==> flow/design.v <==
module ALU (
    input         clk,         
    input         rst,         
    input         i_vld,       
    input  [31:0] i_a,         
    input  [31:0] i_b,         
    input         opcode,      
    output reg [31:0] o_res,   
    output reg    o_res_vld,   
    output reg    overflow     
);
reg         i_vld_stage1;
reg [31:0]  i_a_stage1, i_b_stage1;
reg         opcode_stage1;
always @(posedge clk or posedge rst) begin
    if (rst) begin
        i_vld_stage1  <= 1'b0;
        i_a_stage1    <= 32'b0;
        i_b_stage1    <= 32'b0;
        opcode_stage1 <= 1'b0;
    end else begin
        i_vld_stage1  <= i_vld;
        i_a_stage1    <= i_a;
        i_b_stage1    <= i_b;
        opcode_stage1 <= opcode;
    end
end
reg         opcode_stage2, opcode_stage3, opcode_stage4;
always @(posedge clk or posedge rst) begin
    if (rst) begin
        opcode_stage2 <= 1'b0;
        opcode_stage3 <= 1'b0;
        opcode_stage4 <= 1'b0;
    end else begin
        opcode_stage2 <= opcode_stage1;
        opcode_stage3 <= opcode_stage2;
        opcode_stage4 <= opcode_stage3;
    end
end
wire [31:0] add_res, mul_res;
wire        add_vld, mul_vld;
wire        add_ovf,  mul_ovf;
adder_32bit adder_inst (
    .clk        (clk),
    .rst        (rst),
    .i_vld      (i_vld_stage1),
    .i_a        (i_a_stage1),
    .i_b        (i_b_stage1),
    .o_res      (add_res),
    .o_res_vld  (add_vld),
    .overflow   (add_ovf)
);
multiplier_32bit multiplier_inst (
    .clk        (clk),
    .rst        (rst),
    .i_vld      (i_vld_stage1),
    .i_a        (i_a_stage1),
    .i_b        (i_b_stage1),
    .o_res      (mul_res),
    .o_res_vld  (mul_vld),
    .overflow   (mul_ovf)
);
always @(posedge clk or posedge rst) begin
    if (rst) begin
        o_res     <= 32'b0;
        o_res_vld <= 1'b0;
        overflow  <= 1'b0;
    end else begin
        case (opcode_stage4)
            1'b0: begin   
                o_res     <= add_res;
                o_res_vld <= add_vld;
                overflow  <= add_ovf;
            end
            1'b1: begin   
                o_res     <= mul_res;
                o_res_vld <= mul_vld;
                overflow  <= mul_ovf;
            end
            default: begin
                o_res     <= 32'b0;
                o_res_vld <= 1'b0;
                overflow  <= 1'b0;
            end
        endcase
    end
end
endmodule
module adder_32bit (
    input         clk,
    input         rst,
    input  [31:0] i_a,
    input  [31:0] i_b,
    input         i_vld,
    output reg [31:0] o_res,
    output reg    o_res_vld,
    output reg    overflow
);
wire        sign_a, sign_b;
wire [7:0]  exp_a, exp_b;
wire [23:0] man_a, man_b;   
assign sign_a = i_a[31];
assign sign_b = i_b[31];
assign exp_a  = i_a[30:23];
assign exp_b  = i_b[30:23];
assign man_a = (exp_a == 8'b0) ? {1'b0, i_a[22:0]} : {1'b1, i_a[22:0]};
assign man_b = (exp_b == 8'b0) ? {1'b0, i_b[22:0]} : {1'b1, i_b[22:0]};
wire is_nan_a  = (exp_a == 8'hFF) && (|i_a[22:0]);
wire is_nan_b  = (exp_b == 8'hFF) && (|i_b[22:0]);
wire is_inf_a  = (exp_a == 8'hFF) && (i_a[22:0] == 23'b0);
wire is_inf_b  = (exp_b == 8'hFF) && (i_b[22:0] == 23'b0);
wire is_zero_a = (i_a[30:0] == 31'b0);
wire is_zero_b = (i_b[30:0] == 31'b0);
reg         i_vld_r;
reg         sign_a_r, sign_b_r;
reg  [7:0]  exp_a_r, exp_b_r;
reg  [23:0] man_a_r, man_b_r;
reg         is_nan_a_r, is_nan_b_r;
reg         is_inf_a_r, is_inf_b_r;
reg         is_zero_a_r, is_zero_b_r;
always @(posedge clk or posedge rst) begin
    if (rst) begin
        i_vld_r     <= 1'b0;
        sign_a_r    <= 1'b0; sign_b_r    <= 1'b0;
        exp_a_r     <= 8'b0; exp_b_r     <= 8'b0;
        man_a_r     <= 24'b0; man_b_r    <= 24'b0;
        is_nan_a_r  <= 1'b0; is_nan_b_r  <= 1'b0;
        is_inf_a_r  <= 1'b0; is_inf_b_r  <= 1'b0;
        is_zero_a_r <= 1'b0; is_zero_b_r <= 1'b0;
    end else begin
        i_vld_r     <= i_vld;
        sign_a_r    <= sign_a;    sign_b_r    <= sign_b;
        exp_a_r     <= exp_a;     exp_b_r     <= exp_b;
        man_a_r     <= man_a;     man_b_r     <= man_b;
        is_nan_a_r  <= is_nan_a;  is_nan_b_r  <= is_nan_b;
        is_inf_a_r  <= is_inf_a;  is_inf_b_r  <= is_inf_b;
        is_zero_a_r <= is_zero_a; is_zero_b_r <= is_zero_b;
    end
end
wire [7:0]  exp_diff;
wire [7:0]  shift_amt;
wire [23:0] man_a_aligned, man_b_aligned;
assign exp_diff = (exp_a_r > exp_b_r) ? (exp_a_r - exp_b_r) : (exp_b_r - exp_a_r);
assign shift_amt = (exp_diff > 8'd23) ? 8'd23 : exp_diff;   
assign man_a_aligned = (exp_a_r > exp_b_r) ? man_a_r : (man_a_r >> shift_amt);
assign man_b_aligned = (exp_a_r > exp_b_r) ? (man_b_r >> shift_amt) : man_b_r;
wire [7:0]  exp_larger = (exp_a_r > exp_b_r) ? exp_a_r : exp_b_r;
wire        op_add_sub;   
wire [24:0] sum_raw;      
wire        sign_sum;
assign op_add_sub = sign_a_r ^ sign_b_r;   
assign sum_raw = (sign_a_r == sign_b_r) ? 
                 {1'b0, man_a_aligned} + {1'b0, man_b_aligned} :   
                 (man_a_aligned >= man_b_aligned) ? 
                 {1'b0, man_a_aligned - man_b_aligned} :           
                 {1'b0, man_b_aligned - man_a_aligned};            
assign sign_sum = (sign_a_r == sign_b_r) ? sign_a_r :            
                  (man_a_aligned >= man_b_aligned) ? sign_a_r :  
                  sign_b_r;                                      
wire        add_nan = is_nan_a_r || is_nan_b_r ||
                      ((is_inf_a_r && is_inf_b_r) && (sign_a_r != sign_b_r));
reg         i_vld_r2;
reg [24:0]  sum_raw_r;
reg         sign_sum_r;
reg [7:0]   exp_larger_r;
reg         is_nan_r, is_inf_r, is_zero_r;
always @(posedge clk or posedge rst) begin
    if (rst) begin
        i_vld_r2    <= 1'b0;
        sum_raw_r   <= 25'b0;
        sign_sum_r  <= 1'b0;
        exp_larger_r <= 8'b0;
        is_nan_r    <= 1'b0;
        is_inf_r    <= 1'b0;
        is_zero_r   <= 1'b0;
    end else begin
        i_vld_r2    <= i_vld_r;
        sum_raw_r   <= sum_raw;
        sign_sum_r  <= sign_sum;
        exp_larger_r <= exp_larger;
        is_nan_r    <= add_nan;
        is_inf_r    <= (is_inf_a_r || is_inf_b_r) && !add_nan;
        is_zero_r   <= is_zero_a_r && is_zero_b_r;
    end
end
reg  [23:0] man_norm;
reg  [7:0]  exp_norm;
reg         overflow_norm;
always @(*) begin
    man_norm    = sum_raw_r[23:0];
    exp_norm    = exp_larger_r;
    overflow_norm = 1'b0;
    if (sum_raw_r[24:0] == 25'b0) begin
        man_norm = 24'b0;
        exp_norm = 8'b0;
    end
    else if (~sum_raw_r[24] && ~sum_raw_r[23]) begin   
        if (sum_raw_r[22]) begin
            man_norm = sum_raw_r[23:0] << 1;
            exp_norm = exp_larger_r - 1;
        end else if (sum_raw_r[21]) begin
            man_norm = sum_raw_r[23:0] << 2;
            exp_norm = exp_larger_r - 2;
        end else if (sum_raw_r[20]) begin
            man_norm = sum_raw_r[23:0] << 3;
            exp_norm = exp_larger_r - 3;
        end else if (sum_raw_r[19]) begin
            man_norm = sum_raw_r[23:0] << 4;
            exp_norm = exp_larger_r - 4;
        end else if (sum_raw_r[18]) begin
            man_norm = sum_raw_r[23:0] << 5;
            exp_norm = exp_larger_r - 5;
        end else if (sum_raw_r[17]) begin
            man_norm = sum_raw_r[23:0] << 6;
            exp_norm = exp_larger_r - 6;
        end else begin
            man_norm = sum_raw_r[23:0] << 7;
            exp_norm = exp_larger_r - 7;
        end
    end
    else if (sum_raw_r[24]) begin
        man_norm = sum_raw_r[24:1];
        exp_norm = exp_larger_r + 1;
        overflow_norm = (exp_norm == 8'hFF);   
    end
    if (exp_norm == 8'hFF) overflow_norm = 1'b1;
end
always @(posedge clk or posedge rst) begin
    if (rst) begin
        o_res     <= 32'b0;
        o_res_vld <= 1'b0;
        overflow  <= 1'b0;
    end else if (i_vld_r2) begin
        if (is_nan_r) begin
            o_res <= 32'h7FC0_0000;   
            overflow <= 1'b1;
        end
        else if (is_inf_r) begin
            o_res <= {sign_sum_r, 8'hFF, 23'b0};   
            overflow <= 1'b1;
        end
        else if (is_zero_r) begin
            o_res <= {sign_sum_r, 31'b0};   
            overflow <= 1'b0;
        end
        else if (overflow_norm) begin
            o_res <= {sign_sum_r, 8'hFF, 23'b0};   
            overflow <= 1'b1;
        end
        else begin
            o_res <= {sign_sum_r, exp_norm, man_norm[22:0]};
            overflow <= 1'b0;
        end
        o_res_vld <= 1'b1;
    end else begin
        o_res_vld <= 1'b0;
        o_res     <= 32'b0;
        overflow  <= 1'b0;
    end
end
endmodule
module multiplier_32bit (
    input         clk,
    input         rst,
    input  [31:0] i_a,
    input  [31:0] i_b,
    input         i_vld,
    output reg [31:0] o_res,
    output reg    o_res_vld,
    output reg    overflow
);
wire        sign_a, sign_b;
wire [7:0]  exp_a, exp_b;
wire [23:0] man_a, man_b;
assign sign_a = i_a[31];
assign sign_b = i_b[31];
assign exp_a  = i_a[30:23];
assign exp_b  = i_b[30:23];
assign man_a  = (exp_a == 8'b0) ? {1'b0, i_a[22:0]} : {1'b1, i_a[22:0]};
assign man_b  = (exp_b == 8'b0) ? {1'b0, i_b[22:0]} : {1'b1, i_b[22:0]};
wire is_nan_a  = (exp_a == 8'hFF) && (|i_a[22:0]);
wire is_nan_b  = (exp_b == 8'hFF) && (|i_b[22:0]);
wire is_inf_a  = (exp_a == 8'hFF) && (i_a[22:0] == 23'b0);
wire is_inf_b  = (exp_b == 8'hFF) && (i_b[22:0] == 23'b0);
wire is_zero_a = (i_a[30:0] == 31'b0);
wire is_zero_b = (i_b[30:0] == 31'b0);
reg         i_vld_r;
reg         sign_a_r, sign_b_r;
reg  [7:0]  exp_a_r, exp_b_r;
reg  [23:0] man_a_r, man_b_r;
reg         is_nan_a_r, is_nan_b_r;
reg         is_inf_a_r, is_inf_b_r;
reg         is_zero_a_r, is_zero_b_r;
always @(posedge clk or posedge rst) begin
    if (rst) begin
        i_vld_r     <= 1'b0;
        sign_a_r    <= 1'b0; sign_b_r    <= 1'b0;
        exp_a_r     <= 8'b0; exp_b_r     <= 8'b0;
        man_a_r     <= 24'b0; man_b_r    <= 24'b0;
        is_nan_a_r  <= 1'b0; is_nan_b_r  <= 1'b0;
        is_inf_a_r  <= 1'b0; is_inf_b_r  <= 1'b0;
        is_zero_a_r <= 1'b0; is_zero_b_r <= 1'b0;
    end else begin
        i_vld_r     <= i_vld;
        sign_a_r    <= sign_a;    sign_b_r    <= sign_b;
        exp_a_r     <= exp_a;     exp_b_r     <= exp_b;
        man_a_r     <= man_a;     man_b_r     <= man_b;
        is_nan_a_r  <= is_nan_a;  is_nan_b_r  <= is_nan_b;
        is_inf_a_r  <= is_inf_a;  is_inf_b_r  <= is_inf_b;
        is_zero_a_r <= is_zero_a; is_zero_b_r <= is_zero_b;
    end
end
wire [47:0] product_raw;   
wire        sign_res;
wire [7:0]  exp_raw;
wire [7:0]  exp_calc;
wire        overflow_calc;
wire [23:0] man_rounded;
wire [22:0] man_final;
assign sign_res = sign_a_r ^ sign_b_r;   
assign product_raw = man_a_r * man_b_r;  
assign exp_raw = exp_a_r + exp_b_r - 8'd127;
wire product_msb = product_raw[47];   
wire [47:0] product_shifted = product_msb ? product_raw >> 1 : product_raw;
assign exp_calc = product_msb ? exp_raw + 1 : exp_raw;
wire guard_bit    = product_shifted[23];
wire sticky_bit   = |product_shifted[22:0];
wire round_up     = guard_bit && (sticky_bit || product_shifted[24]);
assign man_rounded = product_shifted[47:24] + round_up;
wire carry_round = man_rounded[23];   
assign man_final = carry_round ? man_rounded[23:1] : man_rounded[22:0];
wire [7:0] exp_final = carry_round ? exp_calc + 1 : exp_calc;
assign overflow_calc = (exp_final == 8'hFF) || (exp_raw > 8'd254);
wire        mul_nan = is_nan_a_r || is_nan_b_r ||
                      ((is_inf_a_r && is_zero_b_r) || (is_zero_a_r && is_inf_b_r));
reg         i_vld_r2;
reg         sign_res_r;
reg [7:0]   exp_final_r;
reg [22:0]  man_final_r;
reg         overflow_calc_r;
reg         is_nan_r, is_inf_r, is_zero_r;
always @(posedge clk or posedge rst) begin
    if (rst) begin
        i_vld_r2        <= 1'b0;
        sign_res_r      <= 1'b0;
        exp_final_r     <= 8'b0;
        man_final_r     <= 23'b0;
        overflow_calc_r <= 1'b0;
        is_nan_r        <= 1'b0;
        is_inf_r        <= 1'b0;
        is_zero_r       <= 1'b0;
    end else begin
        i_vld_r2        <= i_vld_r;
        sign_res_r      <= sign_res;
        exp_final_r     <= exp_final;
        man_final_r     <= man_final;
        overflow_calc_r <= overflow_calc;
        is_nan_r        <= mul_nan;
        is_inf_r        <= (is_inf_a_r || is_inf_b_r) && !mul_nan;
        is_zero_r       <= is_zero_a_r || is_zero_b_r;
    end
end
always @(posedge clk or posedge rst) begin
    if (rst) begin
        o_res     <= 32'b0;
        o_res_vld <= 1'b0;
        overflow  <= 1'b0;
    end else if (i_vld_r2) begin
        if (is_nan_r) begin
            o_res <= 32'h7FC0_0000;   
            overflow <= 1'b1;
        end
        else if (is_inf_r) begin
            o_res <= {sign_res_r, 8'hFF, 23'b0};   
            overflow <= 1'b1;
        end
        else if (is_zero_r) begin
            o_res <= {sign_res_r, 31'b0};   
            overflow <= 1'b0;
        end
        else if (overflow_calc_r) begin
            o_res <= {sign_res_r, 8'hFF, 23'b0};   
            overflow <= 1'b1;
        end
        else begin
            o_res <= {sign_res_r, exp_final_r, man_final_r};
            overflow <= 1'b0;
        end
        o_res_vld <= 1'b1;
    end else begin
        o_res_vld <= 1'b0;
        o_res     <= 32'b0;
        overflow  <= 1'b0;
    end
end
endmodule
Hand-over note for ALU

======== Tool chain data of ALU ========
Module ALU before and after one edit of its RTL, step after step.
"original" refers to lines of the RTL above, "edited" to lines of the edited file.
"change" is "edited" less "original", of the values as shown; "relative change" is that difference over "original", in percent.
Cell names lack the library's common part.
Not given: -
set-up
  design top .............................. ALU
  clock ................................... clk
  library ................................. sky130hd
  library corner .......................... tt_025C_1v80

======== Diff ========
Unified diff, file above to edited file.
The edit is scripted: it alters the design's behaviour and was not made to optimise anything.
begin of diff
@@ -319,5 +319,7 @@
 wire [22:0] man_final;
 assign sign_res = sign_a_r ^ sign_b_r;   
-assign product_raw = man_a_r * man_b_r;  
+reg [47:0] product_raw_d1;
+always @(posedge clk) product_raw_d1 <= man_a_r * man_b_r;  
+assign product_raw = product_raw_d1;
 assign exp_raw = exp_a_r + exp_b_r - 8'd127;
 wire product_msb = product_raw[47];   
end of diff

======== Elaborated design ========
Counts by Yosys on the flattened word-level netlist (proc, flatten, opt, wreduce; memories kept). Register bits leave out memories and registers merged into their read ports (data or address); mux counts leave out enables and synchronous resets folded into registers. Print and check cells are left out. Cells with the same type and inputs are merged into one.
word-level totals
  what                             original  edited  change  relative change (%)
  memories kept                    0         0       0       -
  register bits after elaboration  317       365     +48     +15.14
  bits in latches                  0         0       0       -
  input bits                       68        68      0       0.00
  output and inout port bits       34        34      0       0.00
  bits in writable memories        0         0       0       -
  ROM bits                         0         0       0       -
  word width x clocked read ports  0         0       0       -
  elaborated cells                 171       172     +1      +0.58
cells by class
  what                        original  edited  change  relative change (%)
  reduce/logical cells        33        33      0       0.00
  $add $sub $neg              18        18      0       0.00
  $mul                        1         1       0       0.00
  bitwise logic cells         4         4       0       0.00
  shifts and indexed selects  2         2       0       0.00
  eq/ne operators             7         7       0       0.00
  $lt $le $gt $ge             4         4       0       0.00
  mux-type cells              60        60      0       0.00
  div/mod/pow operators       0         0       0       -
Operator kinds equal on both sides are left out: 39.

======== Longest topological paths ========
Longest topological path by Yosys (ltp), each cell counted once; first at word level (registers and memories cut), then after technology mapping (sequential cells cut; the memories' decode and read muxes count).
depth
  what                          original  edited  change  relative change (%)
  depth in word-level cells     16        16      0       0.00
  ABC_AREA                      0         0       -       -
  mapped depth                  38        34      -4      -10.53
  depth with buffers taken out  33        31      -2      -6.06

======== After synthesis ========
The flow's flattened synthesis, as Yosys stat reports it; memories are mapped. The netlist is that of the ABC_AREA named above (0 if unset); the other value can give another one.
cells by type
  cell      original  edited  change  relative change (%)
  nand2_1   528       614     +86     +16.29
  inv_1     659       579     -80     -12.14
  and2_1    318       240     -78     -24.53
  a21oi_1   209       266     +57     +27.27
  o21ai_0   177       127     -50     -28.25
  dfxtp_1   0         48      +48     -
  a22oi_1   41        11      -30     -73.17
  mux2i_1   74        95      +21     +28.38
  nor2_1    217       236     +19     +8.76
  nor4_1    31        49      +18     +58.06
  a211oi_1  75        60      -15     -20.00
  o211ai_1  36        22      -14     -38.89
  buf_2     26        13      -13     -50.00
  buf_1     9         21      +12     +133.33
  or3_1     20        9       -11     -55.00
  mux2_2    53        63      +10     +18.87
  o21ai_1   14        4       -10     -71.43
  a21o_1    49        58      +9      +18.37
Cell types equal on both sides are left out: 19.
Not every row of either side is listed.
mapped netlist
  what                               original  edited   change  relative change (%)
  mapped cells                       4469      4405     -64     -1.43
  sequential part of the area (um2)  7932.6    8893.5   +960.9  +12.11
  synthesis area (um2)               39505.4   39606.7  +101.3  +0.26
  mapped flip-flops                  317       365      +48     +15.14
By module: a second synthesis without flattening, with its own total; a netlist apart from the flattened one above.
second synthesis, totals
  what                                original  edited   change  relative change (%)
  cells (unflattened synthesis)       4636      4536     -100    -2.16
  area (unflattened synthesis) (um2)  42240.5   42221.7  -18.8   -0.04
Each row is one instance without its submodules.
modules, original
  module            times used  cells  area (um2)
  multiplier_32bit  1           2795   25737.2
  adder_32bit       1           1699   13355.3
  ALU               1           142    3148.0
modules, edited
  module            times used  cells  area (um2)
  multiplier_32bit  1           2695   25718.4
  adder_32bit       1           1699   13355.3
  ALU               1           142    3148.0

======== Timing after synthesis ========
OpenSTA on the mapped netlist: ideal clock, no wires. The path of least setup slack (recovery checks aside). Input and output delay are each 20% of the period. Register names are those of the netlist, which keeps one name where synthesis merged equal registers.
timing after synthesis
  what                               original                                  edited                    change  relative change (%)
  kind                               register to register                      register to register      -       -
  start point                        register (no name shown)                  register (no name shown)  -       -
  end point                          register multiplier_inst.man_final_r[17]  register (no name shown)  -       -
  stages on the path                 37                                        25                        -12     -32.43
  required time (ns)                 8.862                                     8.928                     +0.066  +0.74
  path buffers                       6                                         2                         -4      -66.67
  launch time at the first pin (ns)  0.000                                     0.000                     0.000   -
  arrival (ns)                       8.804                                     6.872                     -1.932  -21.94
  path slack (ns)                    0.058                                     2.057                     +1.999  -
  library setup time (ns)            0.138                                     0.072                     -0.066  -
  clock period (ns)                  9.0                                       9.0                       0.0     0.00
  delay of the path (ns)             8.942                                     6.944                     -1.998  -22.34
  synthesis period reached (ns)      8.942                                     6.943                     -1.999  -22.36
"delay of the path" is the arrival time less input delay plus setup time.
"stages on the path" counts driving pins, that of a launching flip-flop among them; a cell with two outputs on the path counts twice.
"synthesis period reached" = period - worst setup slack (recovery checks aside). The figure is calculated, with input and output delays left at 20% of the set period.
Between the ends stands the longest chain of elaborated cells between them, by number of cells; it is not shown to be the way that was timed. Of several equally long chains one is given.
Each line given opens the expression or statement behind the cell; cells for indexed reads and writes are added by Yosys, which also makes memories of some case tables.
on the way, after synthesis, original
  cell sequence ........................... dfrtp_1 > clkbuf_1 > clkbuf_1 > nand2_1 > fa_1 > inv_1 > fa_1 > inv_1 > fa_1 > fa_1 > inv_1 > fa_1 > fa_1 > inv_1 > fa_1 > inv_1 > ha_1 > buf_2 > and3_1 > and2_1 > and3_1 > o2111a_1 > nor4_4 > nor3_1 > o21ai_2 > clkbuf_1 > clkbuf_1 > buf_1 > nor2_1 > a21oi_1 > ha_1 > o2111a_1 > o2111ai_1 > nor4b_1 > o32ai_1 > nand2_1 > o211ai_1
  cells in the longest elaborated chain ... 7
  elaborated cells on any way between the ends .. 7
  RTL lines with such cells ............... 6
  classes of those cells .................. add/sub (1); mul (1); mux (2); reduce/logical (3)
ends and longest elaborated chain, after synthesis, original
  what                                            RTL line  text
  24-bit by 24-bit multiplier with 48-bit output  321
  47-bit two-way mux                              324
  23-bit OR reduction                             327
  1-bit logical OR                                328
  1-bit logical AND                               328
  24-bit by 1-bit adder with 24-bit output        329
  23-bit two-way mux                              331       assign man_final = carry_round ? man_rounded[23:1] : man_rounded[22:0];
  end, assigned                                   347       man_final_r     <= 23'b0;
  end, assigned                                   356       man_final_r     <= man_final;
  end, declared                                   339       reg [22:0]  man_final_r;
on the way, after synthesis, edited
  cell sequence ........................... dfrtp_1 > clkbuf_1 > clkbuf_1 > nand2_1 > fa_1 > inv_1 > fa_1 > fa_1 > inv_1 > fa_1 > fa_1 > inv_1 > fa_1 > fa_1 > ha_1 > a21oi_1 > o21ai_0 > a221oi_1 > o211a_1 > o31a_1 > o31ai_1 > a41oi_1 > o21bai_1 > a41o_1 > xor2_1
  cells in the longest elaborated chain ... 1
  elaborated cells on any way between the ends .. 1
  RTL lines with such cells ............... 1
  classes of those cells .................. mul (1)
ends and longest elaborated chain, after synthesis, edited
  what                                            RTL line
  24-bit by 24-bit multiplier with 48-bit output  322
  end, assigned                                   322
  end, declared                                   321

======== Path in the finished layout ========
Path of least setup slack in the final report of each run of pair A (OpenROAD, finished layout, wires in). Where an end is a register, its clock arrival counts in the times.
timing after layout
  what                               original                                  edited                    change  relative change (%)
  kind                               register to register                      register to register      -       -
  start point                        register (no name shown)                  register (no name shown)  -       -
  end point                          register multiplier_inst.overflow_calc_r  register (no name shown)  -       -
  launch time at the first pin (ns)  0.62                                      0.58                      -0.04   -6.45
  path slack (ns)                    0.32                                      0.51                      +0.19   -
  path buffers                       1                                         1                         0       0.00
  clock period (ns)                  9.0                                       9.0                       0.0     0.00
  stages on the path                 28                                        25                        -3      -10.71
  required time (ns)                 9.47                                      9.47                      0.00    0.00
  library setup time (ns)            0.10                                      0.11                      +0.01   -
  arrival (ns)                       9.15                                      8.96                      -0.19   -2.08
Between the ends stands the longest chain of elaborated cells between them, by number of cells; it is not shown to be the way that was timed. Of several equally long chains one is given.
on the way, after layout, original
  cell sequence ........................... dfrtp_2 > buf_4 > and2_1 > fa_1 > inv_1 > fa_1 > inv_1 > fa_1 > fa_1 > fa_1 > fa_1 > inv_1 > fa_1 > inv_1 > ha_1 > a21oi_1 > o21ai_1 > a21o_1 > or3_1 > o21ai_2 > xnor2_1 > o311ai_0 > and4bb_2 > nand4_2 > nor3_4 > xor2_1 > nand4b_1 > o41ai_2
  cells in the longest elaborated chain ... 9
  elaborated cells on any way between the ends .. 11
  RTL lines with such cells ............... 8
  classes of those cells .................. add/sub (2); mul (1); eq/ne (1); mux (3); reduce/logical (4)
ends and longest elaborated chain, after layout, original
  what                                            RTL line  text
  24-bit by 24-bit multiplier with 48-bit output  321
  47-bit two-way mux                              324
  23-bit OR reduction                             327
  1-bit logical OR                                328
  1-bit logical AND                               328
  24-bit by 1-bit adder with 24-bit output        329
  8-bit two-way mux                               332       wire [7:0] exp_final = carry_round ? exp_calc + 1 : exp_calc;
  8-bit equality test                             333       assign overflow_calc = (exp_final == 8'hFF) || (exp_raw > 8'd254);
  1-bit logical OR                                333
  end, assigned                                   348       overflow_calc_r <= 1'b0;
  end, assigned                                   357       overflow_calc_r <= overflow_calc;
  end, declared                                   340       reg         overflow_calc_r;
Some nets on the timed path still bear RTL names; the line given drives or declares the net.
named nets, after layout, original
  signal                        RTL line
  multiplier_inst.exp_final[5]  332
on the way, after layout, edited
  cell sequence ........................... dfrtp_1 > buf_4 > nand2_1 > fa_1 > inv_1 > fa_1 > fa_1 > inv_1 > fa_1 > fa_1 > fa_1 > fa_1 > inv_1 > ha_1 > and3_1 > and3_1 > nand3_1 > a21oi_1 > nor3_1 > o311ai_0 > nand2_1 > a31oi_1 > a221o_1 > a21oi_1 > xnor2_1
  cells in the longest elaborated chain ... 1
  elaborated cells on any way between the ends .. 1
  RTL lines with such cells ............... 1
  classes of those cells .................. mul (1)
ends and longest elaborated chain, after layout, edited
  what                                            RTL line
  24-bit by 24-bit multiplier with 48-bit output  322
  end, assigned                                   322
  end, declared                                   321

======== Flow runs ========
Runs of the flow (Yosys, OpenROAD) on both versions; the two runs of a pair have the same settings. The constraints put input and output delay at 20% of the set period each and load the outputs with 0.01 pF.
flow settings, pair A
  CORE_UTILIZATION ........................ 40
  PLACE_DENSITY ........................... 0.6
  period_ns ............................... 9.0
  CAP_MARGIN .............................. 20
  CORE_MARGIN ............................. 2
  SLEW_MARGIN ............................. 20
final reports, pair A
  what                                          original  edited    change  relative change (%)
  utilization of the finished layout (%)        44.9      44.0      -0.9    -
  die outline area (um2)                        101293.0  101551.0  +258.0  +0.25
  standard-cell area of the final layout (um2)  44089.8   43222.7   -867.1  -1.97
  worst-case hold slack (ns)                    0.346     0.348     +0.002  -
  netlist area reported by Yosys (um2)          39505.4   39606.7   +101.3  +0.26
  total negative slack on setup checks (ns)     0.000     0.000     0.000   -
  clock period achieved (ns)                    8.677     8.488     -0.189  -2.18
  worst slack on setup checks (ns)              0.323     0.512     +0.189  -
flow settings, pair B
  CAP_MARGIN .............................. 10
  CORE_UTILIZATION ........................ 47
  GPL_ROUTABILITY_DRIVEN .................. 0
  MAX_ROUTING_LAYER ....................... met5
  PLACE_DENSITY_LB_ADDON .................. 0.27
  period_ns ............................... 6.75
  CORE_MARGIN ............................. 2
  SLEW_MARGIN ............................. 20
final reports, pair B
  what                                          original  edited   change   relative change (%)
  utilization of the finished layout (%)        63.4      59.6     -3.8     -
  die outline area (um2)                        86389.0   86606.6  +217.6   +0.25
  standard-cell area of the final layout (um2)  52849.4   49795.3  -3054.1  -5.78
  worst-case hold slack (ns)                    0.345     0.352    +0.007   -
  netlist area reported by Yosys (um2)          39505.4   39606.7  +101.3   +0.26
  total negative slack on setup checks (ns)     -48.996   -0.352   +48.644  -
  clock period achieved (ns)                    8.258     6.877    -1.381   -16.72
  worst slack on setup checks (ns)              -1.508    -0.127   +1.381   -
"clock period achieved": clock period set for the run, less the worst setup slack. It is reckoned from that one timing run; input and output delays stay at 20% of the period that was set.

End of note.
